==> flow/design.v <==
`timescale 1ns / 1ps
module CompareAndShift32Bit (
    input [7:0] exp_a,
    input [7:0] exp_b,
    input [23:0] man_a,
    input [23:0] man_b,
    output reg [23:0] al_man_a,
    output reg [23:0] al_man_b,
    output reg [7:0] shift
);
    always @(*) begin
        if (exp_a > exp_b) begin
            shift = exp_a - exp_b;
            al_man_a = man_a;
            al_man_b = man_b >> shift;
        end else begin
            shift = exp_b - exp_a;
            al_man_a = man_a >> shift;
            al_man_b = man_b;
        end
    end
endmodule
`timescale 1ns / 1ps
module Addition32Bit (
    input sign_a,
    input sign_b,
    input [23:0] a,b,
    output reg [24:0] res,
    output reg sign_res
    );
    always @(*) begin
        if (sign_a == sign_b) begin
            sign_res = sign_a;   
            res = a+b;
        end
        else if (a >= b) begin
            res = a - b;
            sign_res = sign_a;
        end
        else begin
            res = b - a;
            sign_res = sign_b;
        end
    end
endmodule	
`timescale 1ns / 1ps
module Normalization32Bit (
    input [24:0] res,
    input [7:0] exp_base,
    output reg [23:0] man_res,
    output reg [7:0] exp_res,
    output reg overflow
);
    reg [24:0] normalized_result;
    integer i;
    always @(*) begin
        normalized_result = res;
        exp_res = exp_base;
        if (normalized_result[24]) begin
            normalized_result = normalized_result >> 1;
            exp_res = exp_base + 1;
        end else begin
            for (i = 0; i < 24; i = i + 1) begin
                if (normalized_result[23] == 0 && exp_res > 0) begin
                    normalized_result = normalized_result << 1;
                    exp_res = exp_res - 1;
                end
            end
            if (normalized_result == 25'b0)
                exp_res = 8'b0;
        end
        man_res = normalized_result[23:0];
        overflow = (exp_res >= 8'b11111111);
    end
endmodule
`timescale 1ns / 1ps
module adder_32bit(
    input clk,
    input rst,
    input [31:0] i_a,
    input [31:0] i_b,
    input i_vld,
    output reg [31:0] o_res,
    output reg o_res_vld,
    output reg overflow
);
wire [7:0] shift;
wire [23:0] al_man_a, al_man_b;
wire sign_a, sign_b, sign_res;
wire [7:0] exp_a, exp_b, exp_res;
wire [23:0] man_a, man_b, man_res;
wire [24:0] res;
wire operation_overflow;
assign sign_a = i_a[31];
assign sign_b = i_b[31];
assign exp_a = i_a[30:23];
assign exp_b = i_b[30:23];
assign man_a = (exp_a == 8'b0) ? {1'b0, i_a[22:0]} : {1'b1, i_a[22:0]};  
assign man_b = (exp_b == 8'b0) ? {1'b0, i_b[22:0]} : {1'b1, i_b[22:0]};
wire is_nan_a = ((exp_a == 8'b11111111) && (man_a[22:0] != 0));  
wire is_nan_b = ((exp_b == 8'b11111111) && (man_b[22:0] != 0));
wire is_inf_a = ((exp_a == 8'b11111111) && (man_a[22:0] == 0));
wire is_inf_b = ((exp_b == 8'b11111111) && (man_b[22:0] == 0));
wire is_zero_a = ((i_a[30:0] == 0));  
wire is_zero_b = ((i_b[30:0] == 0));
CompareAndShift32Bit u_CompareAndShift32Bit (
    .exp_a(exp_a),           
    .exp_b(exp_b),           
    .man_a(man_a),           
    .man_b(man_b),           
    .al_man_a(al_man_a),     
    .al_man_b(al_man_b),     
    .shift(shift)            
);
Addition32Bit u_Addition32Bit (
    .sign_a(sign_a),         
    .sign_b(sign_b),         
    .a(al_man_a),            
    .b(al_man_b),            
    .res(res),               
    .sign_res(sign_res)      
);
Normalization32Bit u_Normalization32Bit (
    .res(res),                                   
    .exp_base((exp_a > exp_b) ? exp_a : exp_b),  
    .man_res(man_res),                           
    .exp_res(exp_res),                           
    .overflow(operation_overflow)                
);
always @(posedge clk or posedge rst) begin
    if (rst) begin
        o_res <= 32'b0;
        o_res_vld <= 1'b0;
        overflow <= 1'b0;
    end else if (i_vld) begin
        if (is_nan_a || is_nan_b || (is_inf_a && is_inf_b && (sign_a != sign_b))) begin
            o_res <= 32'h7FC00000;  
            overflow <= 1'b1;
        end 
        else if (is_inf_a || is_inf_b) begin
            o_res <= is_inf_a ? i_a : i_b;  
            overflow <= 1'b1;
        end 
        else if (is_zero_a && is_zero_b) begin
            o_res <= 32'b0;  
            overflow <= 1'b0;
        end 
        else begin
        o_res <= {sign_res, exp_res, man_res[22:0]};
        o_res_vld <= 1'b1;
        overflow <= operation_overflow;
        end
        o_res_vld <= 1'b1;
    end else begin
        o_res_vld <= 1'b0;
    end
end
endmodule
# Reports on adder_32bit
# Tool output for the design above before and after an edit, in the order of the flow.
# Lines under "before" count in the file above, lines under "after" in the edited file.
# "change": "after" minus "before" as printed here.
# Not given: -
# inputs
top_module	adder_32bit
clock	clk
cell_library	sky130hd
lib_corner	tt_025C_1v80

# Diff
# Unified diff, file above to edited file.
# This change comes from a script, not from a designer. The edited design behaves differently; no optimisation was intended.
# begin of diff
@@ -121,11 +121,19 @@
     .sign_res(sign_res)      
 );
+wire [7:0] exp_res_p, exp_res_n;
+wire operation_overflow_p, operation_overflow_n;
+wire [23:0] man_res_p, man_res_n;
 Normalization32Bit u_Normalization32Bit (
     .res(res),                                   
     .exp_base((exp_a > exp_b) ? exp_a : exp_b),  
-    .man_res(man_res),                           
-    .exp_res(exp_res),                           
-    .overflow(operation_overflow)                
+    .man_res(man_res_p),                           
+    .exp_res(exp_res_p),                           
+    .overflow(operation_overflow_p)                
 );
+Normalization32Bit u_Normalization32Bit_b (.res(~res), .exp_base((exp_a > exp_b) ? exp_a : exp_b),
+    .man_res(man_res_n), .exp_res(exp_res_n), .overflow(operation_overflow_n));
+assign exp_res = exp_res_p ^ exp_res_n;
+assign operation_overflow = operation_overflow_p ^ operation_overflow_n;
+assign man_res = man_res_p ^ man_res_n;
 always @(posedge clk or posedge rst) begin
     if (rst) begin
# end of diff

# Elaborated design
# Yosys after proc, flatten, opt, wreduce and memory -nomap, before mapping. Memory bits, and registers merged into a memory's read port (data or address), are not among the register bits. Print and check cells are not counted. Equal cells are merged and count once.
# op_classes
item	before	after	change
n_addsub	30	53	23
cmp	27	51	24
equal	4	4	0
shift	2	2	0
mux	115	213	98
logic	24	52	28
n_reduce_logical	43	68	25
# ops
op	before	after	change
8-bit 2-to-1 mux	50	99	49
25-bit 2-to-1 mux	50	98	48
1-bit logical AND	31	55	24
1-bit NOT	24	48	24
8-bit by 1-bit greater-than comparator with 1-bit output with constant B	24	47	23
8-bit by 1-bit subtractor with 8-bit output with constant B	24	47	23
8-bit >= comparator with constant B	1	2	1
25-bit zero test	1	2	1
23-bit 2-to-1 mux	1	2	1
25-bit NOT	0	1	1
1-bit XOR	0	1	1
23-bit XOR	0	1	1
8-bit XOR	0	1	1
1-bit 2-to-1 mux	6	6	0
24-bit 2-to-1 mux	4	4	0
32-bit 2-to-1 mux	4	4	0
1-bit logical OR	3	3	0
8-bit equality test with constant B	2	2	0
23-bit zero test	2	2	0
31-bit zero test	2	2	0
8-bit zero test	2	2	0
23-bit nonzero test	2	2	0
24-bit by 8-bit >> shifter with 24-bit output	2	2	0
24-bit by 24-bit subtractor with 25-bit output	2	2	0
8-bit subtractor	2	2	0
24-bit by 24-bit adder with 25-bit output	1	1	0
8-bit by 1-bit adder with 8-bit output with constant B	1	1	0
1-bit equality test	1	1	0
# Not every row of either side is listed.
# bits
item	before	after	change
ff_bits	34	34	0

# Depth
# Yosys ltp: most cells in a row. Word level: on the elaborated netlist, between registers, memories and ports. Mapped: between sequential cells and ports; inverters and the memories' decode and read muxes count.
# depth
item	before	after	change
depth_word	110	112	2
abc_area	0	0	-
depth_mapped	234	232	-2
depth_no_buf	181	189	8

# Netlist
# Yosys stat after the flow's synthesis: flattened, memories mapped to cells. It holds for the ABC_AREA given above (unset counts as 0); a run with the other value may have another netlist.
# types
cell	before	after	change
sky130_fd_sc_hd__nor2_1	453	757	304
sky130_fd_sc_hd__nand2_1	500	796	296
sky130_fd_sc_hd__o21ai_0	237	461	224
sky130_fd_sc_hd__mux2i_1	317	514	197
sky130_fd_sc_hd__a21oi_1	369	560	191
sky130_fd_sc_hd__xnor2_1	76	159	83
sky130_fd_sc_hd__nor3_1	102	182	80
sky130_fd_sc_hd__nand3_1	86	162	76
sky130_fd_sc_hd__clkbuf_1	135	210	75
sky130_fd_sc_hd__mux2_2	91	154	63
sky130_fd_sc_hd__inv_1	149	206	57
sky130_fd_sc_hd__a211oi_1	50	95	45
sky130_fd_sc_hd__a31oi_1	38	77	39
sky130_fd_sc_hd__a21o_1	53	87	34
sky130_fd_sc_hd__o211ai_1	49	83	34
sky130_fd_sc_hd__and2_1	35	68	33
sky130_fd_sc_hd__nand4_1	30	61	31
sky130_fd_sc_hd__clkbuf_8	0	25	25
# Not every row of either side is listed.
# mapped
item	before	after	change
cell_count	3712	6213	2501
area_um2	23761.5	40516.4	16754.9
ffs	34	34	0
# The figures by module come from a second, unflattened synthesis with its own total; it is not the netlist above.
# hier_totals
item	before	after	change
cells_unflattened	3694	6214	2520
area_unflattened_um2	25259.2	41960.2	16701.0
# Each row is one instance without its submodules.
# by_module_before
mod	instances	n_cells	area_um2	seq_area_um2
Normalization32Bit	1	2515	16442.0	0.0
Addition32Bit	1	581	3885.0	0.0
CompareAndShift32Bit	1	388	3001.6	0.0
adder_32bit	1	210	1930.6	850.8
# by_module_after
mod	instances	n_cells	area_um2	seq_area_um2
Normalization32Bit	2	2515	16442.0	0.0
Addition32Bit	1	568	3844.9	0.0
CompareAndShift32Bit	1	388	3001.6	0.0
adder_32bit	1	228	2229.6	850.8

# Path before layout
# Source: OpenSTA report_checks on the synthesized netlist (no wires, ideal clock, input and output delay 20% of the period each), path of least setup slack; recovery checks are left aside. Register names are those of the netlist, which keeps one name where synthesis merged equal registers.
# synth_timing
item	before	after	change
kind	in2reg	in2reg	-
startpoint	input i_a[23]	input i_a[23]	-
endpoint	register overflow	register overflow	-
clock_period_ns	40.0	40.0	0.0
setup_time_ns	0.120	0.065	-0.055
t_first_pin_ns	8.000	8.000	0.000
arrival_time_ns	54.998	54.447	-0.551
required_ns	39.880	39.935	0.055
slack_ns	-15.119	-14.512	0.607
path_delay_ns	47.118	46.512	-0.606
path_stages	225	222	-3
n_path_buf	55	47	-8
period_less_setup_slack_ns	55.119	54.512	-0.607
# "path_delay_ns" = arrival - input delay + setup time.
# "path_stages": output pins that drive a net of the path, with the launching flip-flop's if there is one; two outputs of one cell count as two.
# "period_less_setup_slack_ns" is the clock period less the worst setup slack; recovery checks do not enter. This is arithmetic on one report: input and output delays are still those of the set period (20% each).
# The rows between start and end are the longest chain of elaborated cells between them; the timing report does not say that the signal goes this way. Where chains are equally long, one stands for them.
# Each line given opens the expression or statement behind the cell; cells for indexed reads and writes are added by Yosys, which also makes memories of some case tables.
# A register here has more assigning lines than the two given.
# synth_via_before
path_cell_list	sky130_fd_sc_hd__inv_1 sky130_fd_sc_hd__ha_1 sky130_fd_sc_hd__fa_1 sky130_fd_sc_hd__nand3b_1 sky130_fd_sc_hd__a21oi_1 sky130_fd_sc_hd__o31a_1 sky130_fd_sc_hd__clkbuf_1 sky130_fd_sc_hd__clkbuf_1 sky130_fd_sc_hd__nor3_1 sky130_fd_sc_hd__a31o_2 sky130_fd_sc_hd__o21ai_0 sky130_fd_sc_hd__and2_1 sky130_fd_sc_hd__inv_1 sky130_fd_sc_hd__o21ai_0 sky130_fd_sc_hd__a32oi_1 sky130_fd_sc_hd__a211o_1 sky130_fd_sc_hd__o21ai_0 sky130_fd_sc_hd__nor2_1 [189 not listed] sky130_fd_sc_hd__nand4_1 sky130_fd_sc_hd__o21ai_2 sky130_fd_sc_hd__clkbuf_1 sky130_fd_sc_hd__mux2_2 sky130_fd_sc_hd__ha_1 sky130_fd_sc_hd__and3_1 sky130_fd_sc_hd__nand3_1 sky130_fd_sc_hd__o21ai_1 sky130_fd_sc_hd__buf_2 sky130_fd_sc_hd__xnor2_1 sky130_fd_sc_hd__ha_1 sky130_fd_sc_hd__nand3_1 sky130_fd_sc_hd__nor2_1 sky130_fd_sc_hd__o2111ai_1 sky130_fd_sc_hd__a2111oi_4 sky130_fd_sc_hd__or2_1 sky130_fd_sc_hd__o31ai_1 sky130_fd_sc_hd__a41o_1
elab_chain_cells	110
# synth_rtl_before
item	line_no	source
from (decl)	80	input [31:0] i_a,
8-bit zero test	98	assign man_a = (exp_a == 8'b0) ? {1'b0, i_a[22:0]} : {1'b1, i_a[22:0]};
24-bit 2-to-1 mux	98
24-bit by 8-bit >> shifter with 24-bit output	18	al_man_a = man_a >> shift;
24-bit 2-to-1 mux	12	if (exp_a > exp_b) begin
24-bit by 24-bit subtractor with 25-bit output	41	res = b - a;
25-bit 2-to-1 mux	36	else if (a >= b) begin
25-bit 2-to-1 mux	32	if (sign_a == sign_b) begin
[96 not listed]	-
25-bit zero test	69	if (normalized_result == 25'b0)
8-bit 2-to-1 mux	69
8-bit 2-to-1 mux	59	if (normalized_result[24]) begin
8-bit >= comparator	73	overflow = (exp_res >= 8'b11111111);
1-bit 2-to-1 mux	144	else if (is_zero_a && is_zero_b) begin
1-bit 2-to-1 mux	140	else if (is_inf_a || is_inf_b) begin
1-bit 2-to-1 mux	136	if (is_nan_a || is_nan_b || (is_inf_a && is_inf_b && (sign_a != sign_b))) begin
to (assign)	134	overflow <= 1'b0;
to (assign)	151	overflow <= operation_overflow;
to (decl)	85	output reg overflow
# synth_via_after
path_cell_list	sky130_fd_sc_hd__inv_1 sky130_fd_sc_hd__ha_1 sky130_fd_sc_hd__fa_1 sky130_fd_sc_hd__nand3b_1 sky130_fd_sc_hd__a21oi_1 sky130_fd_sc_hd__o31a_1 sky130_fd_sc_hd__buf_1 sky130_fd_sc_hd__clkbuf_8 sky130_fd_sc_hd__clkbuf_1 sky130_fd_sc_hd__nand2_1 sky130_fd_sc_hd__nand3_1 sky130_fd_sc_hd__nand3_1 sky130_fd_sc_hd__a221oi_1 sky130_fd_sc_hd__o22ai_1 sky130_fd_sc_hd__a21boi_0 sky130_fd_sc_hd__o21ai_0 sky130_fd_sc_hd__nor2_1 sky130_fd_sc_hd__a31oi_1 [186 not listed] sky130_fd_sc_hd__and4b_1 sky130_fd_sc_hd__o211ai_1 sky130_fd_sc_hd__nor3_2 sky130_fd_sc_hd__nor2_2 sky130_fd_sc_hd__buf_2 sky130_fd_sc_hd__mux2_2 sky130_fd_sc_hd__ha_1 sky130_fd_sc_hd__nand4_1 sky130_fd_sc_hd__or4b_1 sky130_fd_sc_hd__or3_1 sky130_fd_sc_hd__buf_6 sky130_fd_sc_hd__o211a_1 sky130_fd_sc_hd__a311oi_2 sky130_fd_sc_hd__nand2b_2 sky130_fd_sc_hd__or4_1 sky130_fd_sc_hd__or4_1 sky130_fd_sc_hd__a21oi_1 sky130_fd_sc_hd__o22a_1
elab_chain_cells	112
# synth_rtl_after
item	line_no	source
from (decl)	80	input [31:0] i_a,
8-bit zero test	98	assign man_a = (exp_a == 8'b0) ? {1'b0, i_a[22:0]} : {1'b1, i_a[22:0]};
24-bit 2-to-1 mux	98
24-bit by 8-bit >> shifter with 24-bit output	18	al_man_a = man_a >> shift;
24-bit 2-to-1 mux	12	if (exp_a > exp_b) begin
24-bit by 24-bit subtractor with 25-bit output	41	res = b - a;
25-bit 2-to-1 mux	36	else if (a >= b) begin
25-bit 2-to-1 mux	32	if (sign_a == sign_b) begin
[98 not listed]	-
8-bit 2-to-1 mux	69	if (normalized_result == 25'b0)
8-bit 2-to-1 mux	59	if (normalized_result[24]) begin
8-bit >= comparator	73	overflow = (exp_res >= 8'b11111111);
1-bit XOR	136	assign operation_overflow = operation_overflow_p ^ operation_overflow_n;
1-bit 2-to-1 mux	152	else if (is_zero_a && is_zero_b) begin
1-bit 2-to-1 mux	148	else if (is_inf_a || is_inf_b) begin
1-bit 2-to-1 mux	144	if (is_nan_a || is_nan_b || (is_inf_a && is_inf_b && (sign_a != sign_b))) begin
to (assign)	142	overflow <= 1'b0;
to (assign)	159	overflow <= operation_overflow;
to (decl)	85	output reg overflow

# Timing after layout
# From the final timing report of each run of pair A: the path of least setup slack in the routed layout; clock arrival at registers is part of the times.
# layout_timing
item	before	after	change
kind	in2reg	in2reg	-
startpoint	input i_b[30]	input i_a[23]	-
endpoint	register overflow	register overflow	-
clock_period_ns	40.0	40.0	0.0
setup_time_ns	0.11	0.06	-0.05
t_first_pin_ns	8.00	8.00	0.00
arrival_time_ns	38.77	40.40	1.63
required_ns	40.17	40.24	0.07
slack_ns	1.40	-0.16	-1.56
path_stages	171	180	9
n_path_buf	10	7	-3
# The rows between start and end are the longest chain of elaborated cells between them; the timing report does not say that the signal goes this way. Where chains are equally long, one stands for them.
# A register here has more assigning lines than the two given.
# layout_via_before
path_cell_list	sky130_fd_sc_hd__clkdlybuf4s50_1 sky130_fd_sc_hd__inv_1 sky130_fd_sc_hd__ha_4 sky130_fd_sc_hd__nand4_1 sky130_fd_sc_hd__or2_4 sky130_fd_sc_hd__o31ai_4 sky130_fd_sc_hd__buf_4 sky130_fd_sc_hd__mux2i_1 sky130_fd_sc_hd__o21ai_1 sky130_fd_sc_hd__and2_1 sky130_fd_sc_hd__nor3_1 sky130_fd_sc_hd__a41oi_1 sky130_fd_sc_hd__inv_1 sky130_fd_sc_hd__a32oi_4 sky130_fd_sc_hd__buf_12 sky130_fd_sc_hd__a211o_1 sky130_fd_sc_hd__mux2i_2 sky130_fd_sc_hd__nor2_1 [135 not listed] sky130_fd_sc_hd__inv_2 sky130_fd_sc_hd__nor2_4 sky130_fd_sc_hd__nor4b_4 sky130_fd_sc_hd__buf_4 sky130_fd_sc_hd__a21oi_4 sky130_fd_sc_hd__xnor2_4 sky130_fd_sc_hd__ha_4 sky130_fd_sc_hd__and3_4 sky130_fd_sc_hd__nand3_4 sky130_fd_sc_hd__o21ai_4 sky130_fd_sc_hd__buf_12 sky130_fd_sc_hd__mux2i_1 sky130_fd_sc_hd__nor4bb_2 sky130_fd_sc_hd__o2111ai_1 sky130_fd_sc_hd__a2111oi_4 sky130_fd_sc_hd__or2_1 sky130_fd_sc_hd__o31ai_1 sky130_fd_sc_hd__a41o_1
elab_chain_cells	110
# layout_rtl_before
item	line_no	source
from (decl)	81	input [31:0] i_b,
8-bit zero test	99	assign man_b = (exp_b == 8'b0) ? {1'b0, i_b[22:0]} : {1'b1, i_b[22:0]};
24-bit 2-to-1 mux	99
24-bit by 8-bit >> shifter with 24-bit output	15	al_man_b = man_b >> shift;
24-bit 2-to-1 mux	12	if (exp_a > exp_b) begin
24-bit by 24-bit subtractor with 25-bit output	41	res = b - a;
25-bit 2-to-1 mux	36	else if (a >= b) begin
25-bit 2-to-1 mux	32	if (sign_a == sign_b) begin
[96 not listed]	-
25-bit zero test	69	if (normalized_result == 25'b0)
8-bit 2-to-1 mux	69
8-bit 2-to-1 mux	59	if (normalized_result[24]) begin
8-bit >= comparator	73	overflow = (exp_res >= 8'b11111111);
1-bit 2-to-1 mux	144	else if (is_zero_a && is_zero_b) begin
1-bit 2-to-1 mux	140	else if (is_inf_a || is_inf_b) begin
1-bit 2-to-1 mux	136	if (is_nan_a || is_nan_b || (is_inf_a && is_inf_b && (sign_a != sign_b))) begin
to (assign)	134	overflow <= 1'b0;
to (assign)	151	overflow <= operation_overflow;
to (decl)	85	output reg overflow
# layout_via_after
path_cell_list	sky130_fd_sc_hd__clkdlybuf4s50_1 sky130_fd_sc_hd__buf_6 sky130_fd_sc_hd__inv_12 sky130_fd_sc_hd__ha_4 sky130_fd_sc_hd__fa_2 sky130_fd_sc_hd__nand3b_1 sky130_fd_sc_hd__a21oi_2 sky130_fd_sc_hd__o31a_2 sky130_fd_sc_hd__nand2_4 sky130_fd_sc_hd__nand3_2 sky130_fd_sc_hd__nand3_2 sky130_fd_sc_hd__a221oi_4 sky130_fd_sc_hd__o22ai_1 sky130_fd_sc_hd__a21boi_1 sky130_fd_sc_hd__o21ai_1 sky130_fd_sc_hd__nor2_1 sky130_fd_sc_hd__a31oi_1 sky130_fd_sc_hd__o22ai_1 [144 not listed] sky130_fd_sc_hd__xnor2_2 sky130_fd_sc_hd__ha_2 sky130_fd_sc_hd__and4b_1 sky130_fd_sc_hd__o211ai_1 sky130_fd_sc_hd__nor3_4 sky130_fd_sc_hd__nor2_4 sky130_fd_sc_hd__xor2_4 sky130_fd_sc_hd__ha_4 sky130_fd_sc_hd__nand4_1 sky130_fd_sc_hd__or4b_1 sky130_fd_sc_hd__or3_4 sky130_fd_sc_hd__o211a_1 sky130_fd_sc_hd__a311oi_2 sky130_fd_sc_hd__nand2b_2 sky130_fd_sc_hd__or4_4 sky130_fd_sc_hd__or4_4 sky130_fd_sc_hd__a21oi_2 sky130_fd_sc_hd__o22a_1
elab_chain_cells	112
# layout_rtl_after
item	line_no	source
from (decl)	80	input [31:0] i_a,
8-bit zero test	98	assign man_a = (exp_a == 8'b0) ? {1'b0, i_a[22:0]} : {1'b1, i_a[22:0]};
24-bit 2-to-1 mux	98
24-bit by 8-bit >> shifter with 24-bit output	18	al_man_a = man_a >> shift;
24-bit 2-to-1 mux	12	if (exp_a > exp_b) begin
24-bit by 24-bit subtractor with 25-bit output	41	res = b - a;
25-bit 2-to-1 mux	36	else if (a >= b) begin
25-bit 2-to-1 mux	32	if (sign_a == sign_b) begin
[98 not listed]	-
8-bit 2-to-1 mux	69	if (normalized_result == 25'b0)
8-bit 2-to-1 mux	59	if (normalized_result[24]) begin
8-bit >= comparator	73	overflow = (exp_res >= 8'b11111111);
1-bit XOR	136	assign operation_overflow = operation_overflow_p ^ operation_overflow_n;
1-bit 2-to-1 mux	152	else if (is_zero_a && is_zero_b) begin
1-bit 2-to-1 mux	148	else if (is_inf_a || is_inf_b) begin
1-bit 2-to-1 mux	144	if (is_nan_a || is_nan_b || (is_inf_a && is_inf_b && (sign_a != sign_b))) begin
to (assign)	142	overflow <= 1'b0;
to (assign)	159	overflow <= operation_overflow;
to (decl)	85	output reg overflow

# Layout results
# Both versions went through the flow (Yosys, OpenROAD) with the same settings in each pair. Constraints: input delay and output delay 20% of the set period each, output load 0.01 pF.
# flow_settings_pair_A
period_ns	40.0
CAP_MARGIN	20
CORE_MARGIN	2
CORE_UTILIZATION	40
SLEW_MARGIN	20
# results_pair_A
item	before	after	change
ys_area_um2	23761.5	40516.4	16754.9
design.die.area_um2	61370.2	103852.0	42481.8
util_frac	0.488	0.539	0.051
worstSetupSlack_ns	1.402	-0.164	-1.566
total_negative_slack_ns	0.000	-0.164	-0.164
